==> flow/design.v <==
module a23_multiply (
input                       i_clk,
input                       i_rst,           
input                       i_fetch_stall,
input       [31:0]          i_a_in,          
input       [31:0]          i_b_in,          
input       [1:0]           i_function,
input                       i_execute,
output      [31:0]          o_out,
output      [1:0]           o_flags,         
output reg                  o_done           
);
wire        enable;
wire        accumulate;
wire [33:0] multiplier;
wire [33:0] multiplier_bar;
wire [33:0] sum;
wire [33:0] sum34_b;
reg  [5:0]  count;
reg  [5:0]  count_nxt;
reg  [67:0] product;
reg  [67:0] product_nxt;
reg  [1:0]  flags_nxt;
wire [32:0] sum_acc1;            
assign enable         = i_function[0];
assign accumulate     = i_function[1];
assign multiplier     =  { 2'd0, i_a_in} ;
assign multiplier_bar = ~{ 2'd0, i_a_in} + 34'd1 ;
assign sum34_b        =  product[1:0] == 2'b01 ? multiplier     :
                         product[1:0] == 2'b10 ? multiplier_bar :
                                                 34'd0          ;
    assign sum =  product[67:34] + sum34_b;
    assign sum_acc1 = {1'd0, product[32:1]} + {1'd0, i_a_in};
always @*
    begin
    count_nxt           = count;
    product_nxt         = product;
    flags_nxt   = { product[32], product[32:1] == 32'd0 }; 
    if ( count == 6'd0 )
        product_nxt = {33'd0, 1'd0, i_b_in, 1'd0 } ;
    else if ( count <= 6'd33 )
        product_nxt = { sum[33], sum, product[33:1]} ;
    else if ( count == 6'd34 && accumulate )
        begin
        product_nxt         = { product[64:33], sum_acc1[31:0], 1'd0};  
        end
    if (count == 6'd0)   
        count_nxt   = enable ? 6'd1 : 6'd0;
    else if ((count == 6'd34 && !accumulate) ||   
             (count == 6'd35 &&  accumulate)  )   
        count_nxt   = 6'd0;
    else
        count_nxt   = count + 1'd1;
    end
always @ ( posedge i_clk )
    if ( i_rst )
        begin
        count           <= 6'd0;
        o_done          <= 1'd0;
        end
    else if ( !i_fetch_stall )
        begin
        count           <= i_execute ? count_nxt          : count;           
        product         <= i_execute ? product_nxt        : product;        
        o_done          <= i_execute ? count == 6'd31     : o_done;          
        end
assign o_out   = product[32:1]; 
assign o_flags = flags_nxt;
endmodule
module amber_mul (
input                       i_clk,
input                       i_rst,           
input                       i_start,
input                       i_accumulate,    
input       [31:0]          i_a,             
input       [31:0]          i_b,             
input       [31:0]          i_c,             
output                      o_ready,
output                      o_done,
output      [31:0]          o_result,
output      [1:0]           o_flags          
);
reg         busy;
reg         acc_q;
reg  [31:0] a_q;
reg  [31:0] c_q;
reg         done_d1;
reg         done_d2;
reg         done_d3;
wire        mult_done;
wire        take;
wire [31:0] mult_a;
wire [1:0]  mult_function;
assign take          = i_start && !busy;
assign o_ready       = !busy;
assign mult_a        = done_d2 ? c_q : a_q;
assign mult_function = busy ? { acc_q, 1'd0 } : { i_accumulate, take };
always @ ( posedge i_clk )
    if ( take )
        begin
        acc_q <= i_accumulate;
        a_q   <= i_a;
        c_q   <= i_c;
        end
always @ ( posedge i_clk )
    if ( i_rst )
        begin
        busy    <= 1'd0;
        done_d1 <= 1'd0;
        done_d2 <= 1'd0;
        done_d3 <= 1'd0;
        end
    else
        begin
        busy    <= take ? 1'd1 : ( o_done ? 1'd0 : busy );
        done_d1 <= mult_done;
        done_d2 <= done_d1;
        done_d3 <= done_d2 && acc_q;
        end
assign o_done = busy && ( acc_q ? done_d3 : done_d2 );
a23_multiply u_multiply (
    .i_clk          ( i_clk          ),
    .i_rst          ( i_rst          ),
    .i_fetch_stall  ( 1'd0           ),
    .i_a_in         ( mult_a         ),
    .i_b_in         ( i_b            ),
    .i_function     ( mult_function  ),
    .i_execute      ( 1'd1           ),
    .o_out          ( o_result       ),
    .o_flags        ( o_flags        ),
    .o_done         ( mult_done      )
);
endmodule
# Reports on amber_mul
# Module amber_mul before and after one edit of its RTL, step after step.
# "before" refers to lines of the RTL above, "after" to lines of the edited file.
# "diff" is "after" less "before", of the values as shown.
# Operators: Yosys type, input widths -> output width; for muxes data width and select width s.
# Library cell names are shortened.
# Not given: --
[design]
design = "amber_mul"
clk_port = "i_clk"
lib = "sky130hd"
pvt_corner = "tt_025C_1v80"

# The edit
# The edit as a unified diff against the file above.
# The edited RTL no longer does the same as the RTL above: the edit was made by script, with no optimisation intended.
# begin of diff
@@ -108,5 +108,4 @@
         busy    <= 1'd0;
         done_d1 <= 1'd0;
-        done_d2 <= 1'd0;
         done_d3 <= 1'd0;
         end
@@ -115,7 +114,7 @@
         busy    <= take ? 1'd1 : ( o_done ? 1'd0 : busy );
         done_d1 <= mult_done;
-        done_d2 <= done_d1;
         done_d3 <= done_d2 && acc_q;
         end
+always @(*) done_d2 = done_d1;
 assign o_done = busy && ( acc_q ? done_d3 : done_d2 );
 a23_multiply u_multiply (
# end of diff

# Word-level counts
# Source: Yosys, flattened and elaborated, memories not mapped. Widths are those after wreduce. Registers that Yosys merges into a memory's read port (data or address) are not register bits. Print and check cells do not count. Equal cells are merged and count once.
[classes]
columns = ["element", "before", "after", "diff"]
rows = [
  ["add_sub_neg", 4, 4, 0],
  ["n_cmp", 1, 1, 0],
  ["equal", 5, 5, 0],
  ["n_mux", 13, 13, 0],
  ["logic", 2, 2, 0],
  ["n_reduce_logical", 14, 14, 0],
]
[op_table]
columns = ["cell", "before", "after", "diff"]
rows = [
  ["$logic_and 1x1->1", 6, 6, 0],
  ["$mux 1", 4, 4, 0],
  ["$eq 6x6->1 const B", 2, 2, 0],
  ["$logic_not 1->1", 2, 2, 0],
  ["$mux 34", 2, 2, 0],
  ["$mux 6", 2, 2, 0],
  ["$mux 68", 2, 2, 0],
  ["$add 32x32->32", 1, 1, 0],
  ["$add 34x1->34 const B", 1, 1, 0],
  ["$add 34x34->34", 1, 1, 0],
  ["$add 6x1->6 const B", 1, 1, 0],
  ["$eq 2x1->1 const B", 1, 1, 0],
  ["$eq 2x2->1 const B", 1, 1, 0],
  ["$eq 6x5->1 const B", 1, 1, 0],
  ["$le 6x6->1 const B", 1, 1, 0],
  ["$logic_not 32->1", 1, 1, 0],
  ["$logic_not 6->1", 1, 1, 0],
  ["$logic_or 1x1->1", 1, 1, 0],
  ["$mux 2", 1, 1, 0],
  ["$mux 32", 1, 1, 0],
  ["$mux 33", 1, 1, 0],
  ["$not 1->1", 1, 1, 0],
  ["$not 32->34", 1, 1, 0],
  ["$reduce_and 2->1", 1, 1, 0],
  ["$reduce_bool 2->1", 1, 1, 0],
  ["$reduce_bool 3->1", 1, 1, 0],
]
[word_totals]
columns = ["element", "before", "after", "diff"]
rows = [
  ["register_bits", 144, 143, -1],
  ["inputBits", 100, 100, 0],
  ["out_inout_bits", 36, 36, 0],
  ["word_cells", 50, 49, -1],
]

# Longest topological paths
# Yosys ltp: most cells in a row. Word level: on the elaborated netlist, between registers, memories and ports. Mapped: between sequential cells and ports; inverters and the memories' decode and read muxes count.
[depth]
columns = ["element", "before", "after", "diff"]
rows = [
  ["depth_word", 8, 8, 0],
  ["abc_area", "0", "0", "--"],
  ["ltp_mapped", 26, 26, 0],
  ["depth_no_buf", 19, 20, 1],
]

# After synthesis
# The flow's flattened synthesis, as Yosys stat reports it; memories are mapped. The netlist is that of the ABC_AREA named above (0 if unset); the other value can give another one.
[types]
columns = ["cell", "before", "after", "diff"]
rows = [
  ["nor2_1", 70, 84, 14],
  ["o21ai_0", 65, 56, -9],
  ["nand2_1", 48, 39, -9],
  ["nand2b_1", 17, 8, -9],
  ["a31oi_1", 3, 12, 9],
  ["xnor2_1", 50, 58, 8],
  ["o211ai_1", 11, 3, -8],
  ["o21bai_1", 2, 9, 7],
  ["o21ai_1", 1, 7, 6],
  ["a21o_1", 30, 25, -5],
  ["o31ai_1", 9, 4, -5],
  ["nor3_2", 0, 5, 5],
  ["a21oi_1", 63, 59, -4],
  ["mux2i_1", 29, 33, 4],
  ["nand4_1", 12, 8, -4],
  ["o31a_1", 4, 0, -4],
  ["a21oi_2", 0, 4, 4],
  ["inv_1", 47, 50, 3],
]
# Not every row of either side is listed.
[mapped]
columns = ["element", "before", "after", "diff"]
rows = [
  ["cell_count", 1020, 1002, -18],
  ["mapped_area_um2", 10203.5, 10134.7, -68.8],
  ["sequential_area_um2", 4184.0, 4164.0, -20.0],
  ["ff_cells", 143, 142, -1],
  ["buffers", 67, 67, 0],
]
# By module: a second synthesis without flattening, with its own total; a netlist apart from the flattened one above.
[hier_totals]
columns = ["element", "before", "after", "diff"]
rows = [
  ["hier_cells", 1052, 1050, -2],
  ["hier_area_um2", 10432.5, 10406.2, -26.3],
]
# Each row is one instance without its submodules.
[modules_before]
columns = ["module", "instances", "n_cells", "area_um2", "seq_area_um2"]
rows = [
  ["a23_multiply", 1, 934, 7780.0, 2152.1],
  ["amber_mul", 1, 118, 2652.5, 2031.9],
]
[modules_after]
columns = ["module", "instances", "n_cells", "area_um2", "seq_area_um2"]
rows = [
  ["a23_multiply", 1, 934, 7780.0, 2152.1],
  ["amber_mul", 1, 116, 2626.3, 2011.9],
]

# Path before layout
# OpenSTA on the mapped netlist: ideal clock, no wires. The path of least setup slack (recovery checks aside). Input and output delay are each 20% of the period. Register names are those of the netlist, which keeps one name where synthesis merged equal registers.
[synth_timing]
columns = ["element", "before", "after", "diff"]
rows = [
  ["path_type", "register to register", "register to register", "--"],
  ["startpoint", "reg done_d2", "reg done_d1", "--"],
  ["endpoint", "reg (name not given)", "reg (name not given)", "--"],
  ["clock_period_ps", 5000, 5000, 0],
  ["setup_time_ps", 266, 266, 0],
  ["launch_ps", 0, 0, 0],
  ["t_arrival_ps", 5672, 5203, -469],
  ["t_required_ps", 4734, 4734, 0],
  ["path_slack_ps", -938, -469, 469],
  ["path_delay_ps", 5938, 5469, -469],
  ["stages", 27, 24, -3],
  ["n_path_buf", 7, 6, -1],
  ["synth_period_reached_ps", 5938, 5469, -469],
]
# "path_delay_ps" is the arrival time less input delay plus setup time.
# "stages" counts driving pins, that of a launching flip-flop among them; a cell with two outputs on the path counts twice.
# "synth_period_reached_ps" is the clock period less the worst setup slack; recovery checks do not enter. This is arithmetic on one report: input and output delays are still those of the set period (20% each).
# The rows between start and end are the longest chain of elaborated cells between them; the timing report does not say that the signal goes this way. Where chains are equally long, one stands for them.
# A line is the first line of the expression or statement that the cell stems from. Yosys adds cells for indexed reads and writes and turns some case tables into memories.
[synth_via_before]
cell_sequence = "dfxtp_1 buf_6 buf_12 buf_6 buf_2 buf_2 buf_1 mux2i_1 ha_1 o211ai_2 or4_4 nor2b_4 nand3_4 a2111oi_4 xnor2_1 o22ai_1 ha_1 clkbuf_1 a21oi_1 o21ai_0 a21o_1 a21o_1 a21oi_1 o211ai_1 a31oi_1 xor2_1 nor2_1"
elab_chain_len = 7
cells_between = 7
lines_between = 6
cone_classes = "2 x add/sub; 4 x mux; 1 x logic"
[synth_lines_before]
columns = ["element", "line_no", "source"]
rows = [
  ["start: declaration", 88, "reg         done_d2;"],
  ["start: assignment", 110, "done_d2 <= 1'd0;"],
  ["start: assignment", 117, "done_d2 <= done_d1;"],
  ["$mux 32", 96, "assign mult_a        = done_d2 ? c_q : a_q;"],
  ["$not 32->34", 28, "assign multiplier_bar = ~{ 2'd0, i_a_in} + 34'd1 ;"],
  ["$add 34x1->34", 28, ""],
  ["$mux 34", 30, ""],
  ["$mux 34", 29, ""],
  ["$add 34x34->34", 32, ""],
  ["$mux 68", 41, "else if ( count <= 6'd33 )"],
  ["end: assignment", 64, ""],
  ["end: declaration", 21, ""],
]
[synth_via_after]
cell_sequence = "dfxtp_1 buf_6 buf_12 buf_4 buf_12 buf_2 buf_2 mux2i_1 ha_1 o221ai_2 nor4_2 o21ai_2 xnor2_1 o22ai_1 ha_1 a21oi_1 nand3_1 or4_1 a32o_1 or2_1 a221oi_2 o311ai_1 xnor2_1 nor2_1"
elab_chain_len = 7
cells_between = 7
lines_between = 6
cone_classes = "2 x add/sub; 4 x mux; 1 x logic"
[synth_lines_after]
columns = ["element", "line_no", "source"]
rows = [
  ["start: declaration", 87, "reg         done_d1;"],
  ["start: assignment", 109, "done_d1 <= 1'd0;"],
  ["start: assignment", 115, "done_d1 <= mult_done;"],
  ["$mux 32", 96, "assign mult_a        = done_d2 ? c_q : a_q;"],
  ["$not 32->34", 28, "assign multiplier_bar = ~{ 2'd0, i_a_in} + 34'd1 ;"],
  ["$add 34x1->34", 28, ""],
  ["$mux 34", 30, ""],
  ["$mux 34", 29, ""],
  ["$add 34x34->34", 32, ""],
  ["$mux 68", 41, "else if ( count <= 6'd33 )"],
  ["end: assignment", 64, ""],
  ["end: declaration", 21, ""],
]

# Path in the finished layout
# Path of least setup slack in the final report of each run of pair A (OpenROAD, finished layout, wires in). Where an end is a register, its clock arrival counts in the times.
# The report prints the path's times to 10 ps; the period is as set.
[layout_timing]
columns = ["element", "before", "after", "diff"]
rows = [
  ["path_type", "register to register", "register to register", "--"],
  ["startpoint", "reg done_d2", "reg done_d1", "--"],
  ["endpoint", "reg (name not given)", "reg (name not given)", "--"],
  ["clock_period_ps", 5000, 5000, 0],
  ["setup_time_ps", 270, 270, 0],
  ["launch_ps", 420, 430, 10],
  ["t_arrival_ps", 4920, 4860, -60],
  ["t_required_ps", 5150, 5150, 0],
  ["path_slack_ps", 230, 290, 60],
  ["stages", 19, 18, -1],
  ["n_path_buf", 0, 0, 0],
]
# The rows between start and end are the longest chain of elaborated cells between them; the timing report does not say that the signal goes this way. Where chains are equally long, one stands for them.
[layout_via_before]
cell_sequence = "dfxtp_4 mux2i_2 ha_2 o211ai_2 or4_4 nor2b_4 nand3_4 a2111oi_4 xnor2_1 o22ai_1 ha_2 a21oi_4 o21ai_1 o21ai_1 a211oi_2 o211a_1 o32a_1 xnor2_1 nor2_1"
elab_chain_len = 7
cells_between = 7
lines_between = 6
cone_classes = "2 x add/sub; 4 x mux; 1 x logic"
[layout_lines_before]
columns = ["element", "line_no", "source"]
rows = [
  ["start: declaration", 88, "reg         done_d2;"],
  ["start: assignment", 110, "done_d2 <= 1'd0;"],
  ["start: assignment", 117, "done_d2 <= done_d1;"],
  ["$mux 32", 96, "assign mult_a        = done_d2 ? c_q : a_q;"],
  ["$not 32->34", 28, "assign multiplier_bar = ~{ 2'd0, i_a_in} + 34'd1 ;"],
  ["$add 34x1->34", 28, ""],
  ["$mux 34", 30, ""],
  ["$mux 34", 29, ""],
  ["$add 34x34->34", 32, ""],
  ["$mux 68", 41, "else if ( count <= 6'd33 )"],
  ["end: assignment", 64, ""],
  ["end: declaration", 21, ""],
]
[layout_via_after]
cell_sequence = "dfxtp_2 mux2i_4 ha_2 o221ai_2 nor4_2 o21ai_2 xnor2_1 o22ai_1 ha_1 a21oi_1 nand3_1 or4_1 a32o_1 or2_1 a221oi_2 o311ai_1 xnor2_1 nor2_1"
elab_chain_len = 7
cells_between = 7
lines_between = 6
cone_classes = "2 x add/sub; 4 x mux; 1 x logic"
[layout_lines_after]
columns = ["element", "line_no", "source"]
rows = [
  ["start: declaration", 87, "reg         done_d1;"],
  ["start: assignment", 109, "done_d1 <= 1'd0;"],
  ["start: assignment", 115, "done_d1 <= mult_done;"],
  ["$mux 32", 96, "assign mult_a        = done_d2 ? c_q : a_q;"],
  ["$not 32->34", 28, "assign multiplier_bar = ~{ 2'd0, i_a_in} + 34'd1 ;"],
  ["$add 34x1->34", 28, ""],
  ["$mux 34", 30, ""],
  ["$mux 34", 29, ""],
  ["$add 34x34->34", 32, ""],
  ["$mux 68", 41, "else if ( count <= 6'd33 )"],
  ["end: assignment", 64, ""],
  ["end: declaration", 21, ""],
]

# Layout results
# Runs of the flow (Yosys, OpenROAD) on both versions; the two runs of a pair have the same settings. The constraints put input and output delay at 20% of the set period each and load the outputs with 0.01 pF.
[settings_pair_A]
CORE_UTILIZATION = 40
PLACE_DENSITY = 0.6
period_ns = 5.0
CAP_MARGIN = 20
CORE_MARGIN = 2
SLEW_MARGIN = 20
[measured_pair_A]
columns = ["element", "before", "after", "diff"]
rows = [
  ["synth_area_um2", 10203.5, 10134.7, -68.8],
  ["final_die_area_um2", 26802.6, 26626.1, -176.5],
  ["final_stdcell_area_um2", 12502.0, 12261.8, -240.2],
  ["fin_util_pct", 49.8, 49.0, -0.8],
  ["final_setup_ws_ps", 226, 289, 63],
  ["tns_ps", 0, 0, 0],
  ["fin_hold_ws_ps", 450, 476, 26],
  ["power.total_mw", 4.116, 4.132, 0.016],
  ["achievedPeriod_ps", 4774, 4711, -63],
]
[settings_pair_B]
ABC_AREA = 1
CAP_MARGIN = 10
CELL_PAD_IN_SITES_DETAIL_PLACEMENT = 2
CORE_ASPECT_RATIO = 1.49
CORE_UTILIZATION = 21
GPL_ROUTABILITY_DRIVEN = 0
MAX_ROUTING_LAYER = "met4"
MIN_ROUTING_LAYER = "met1"
PLACE_DENSITY_LB_ADDON = 0.11
SETUP_SLACK_MARGIN = -0.01
TNS_END_PERCENT = 85
period_ns = 3.14
CORE_MARGIN = 2
SLEW_MARGIN = 20
[measured_pair_B]
columns = ["element", "before", "after", "diff"]
rows = [
  ["synth_area_um2", 11068.1, 11046.8, -21.3],
  ["final_die_area_um2", 54594.4, 54491.5, -102.9],
  ["final_stdcell_area_um2", 17245.3, 18469.0, 1223.7],
  ["fin_util_pct", 33.1, 35.6, 2.5],
  ["final_setup_ws_ps", -428, -598, -170],
  ["tns_ps", -6563, -11315, -4752],
  ["fin_hold_ws_ps", 436, 445, 9],
  ["power.total_mw", 8.785, 8.940, 0.155],
  ["achievedPeriod_ps", 3568, 3738, 170],
]
# "achievedPeriod_ps" means the clock period less the worst setup slack. The figure is calculated, with input and output delays left at 20% of the set period.
# By "power.total_mw" is meant OpenSTA's value without simulated activity: inputs other than the clock are taken to toggle once in ten clock periods, and the tool carries that through the logic.
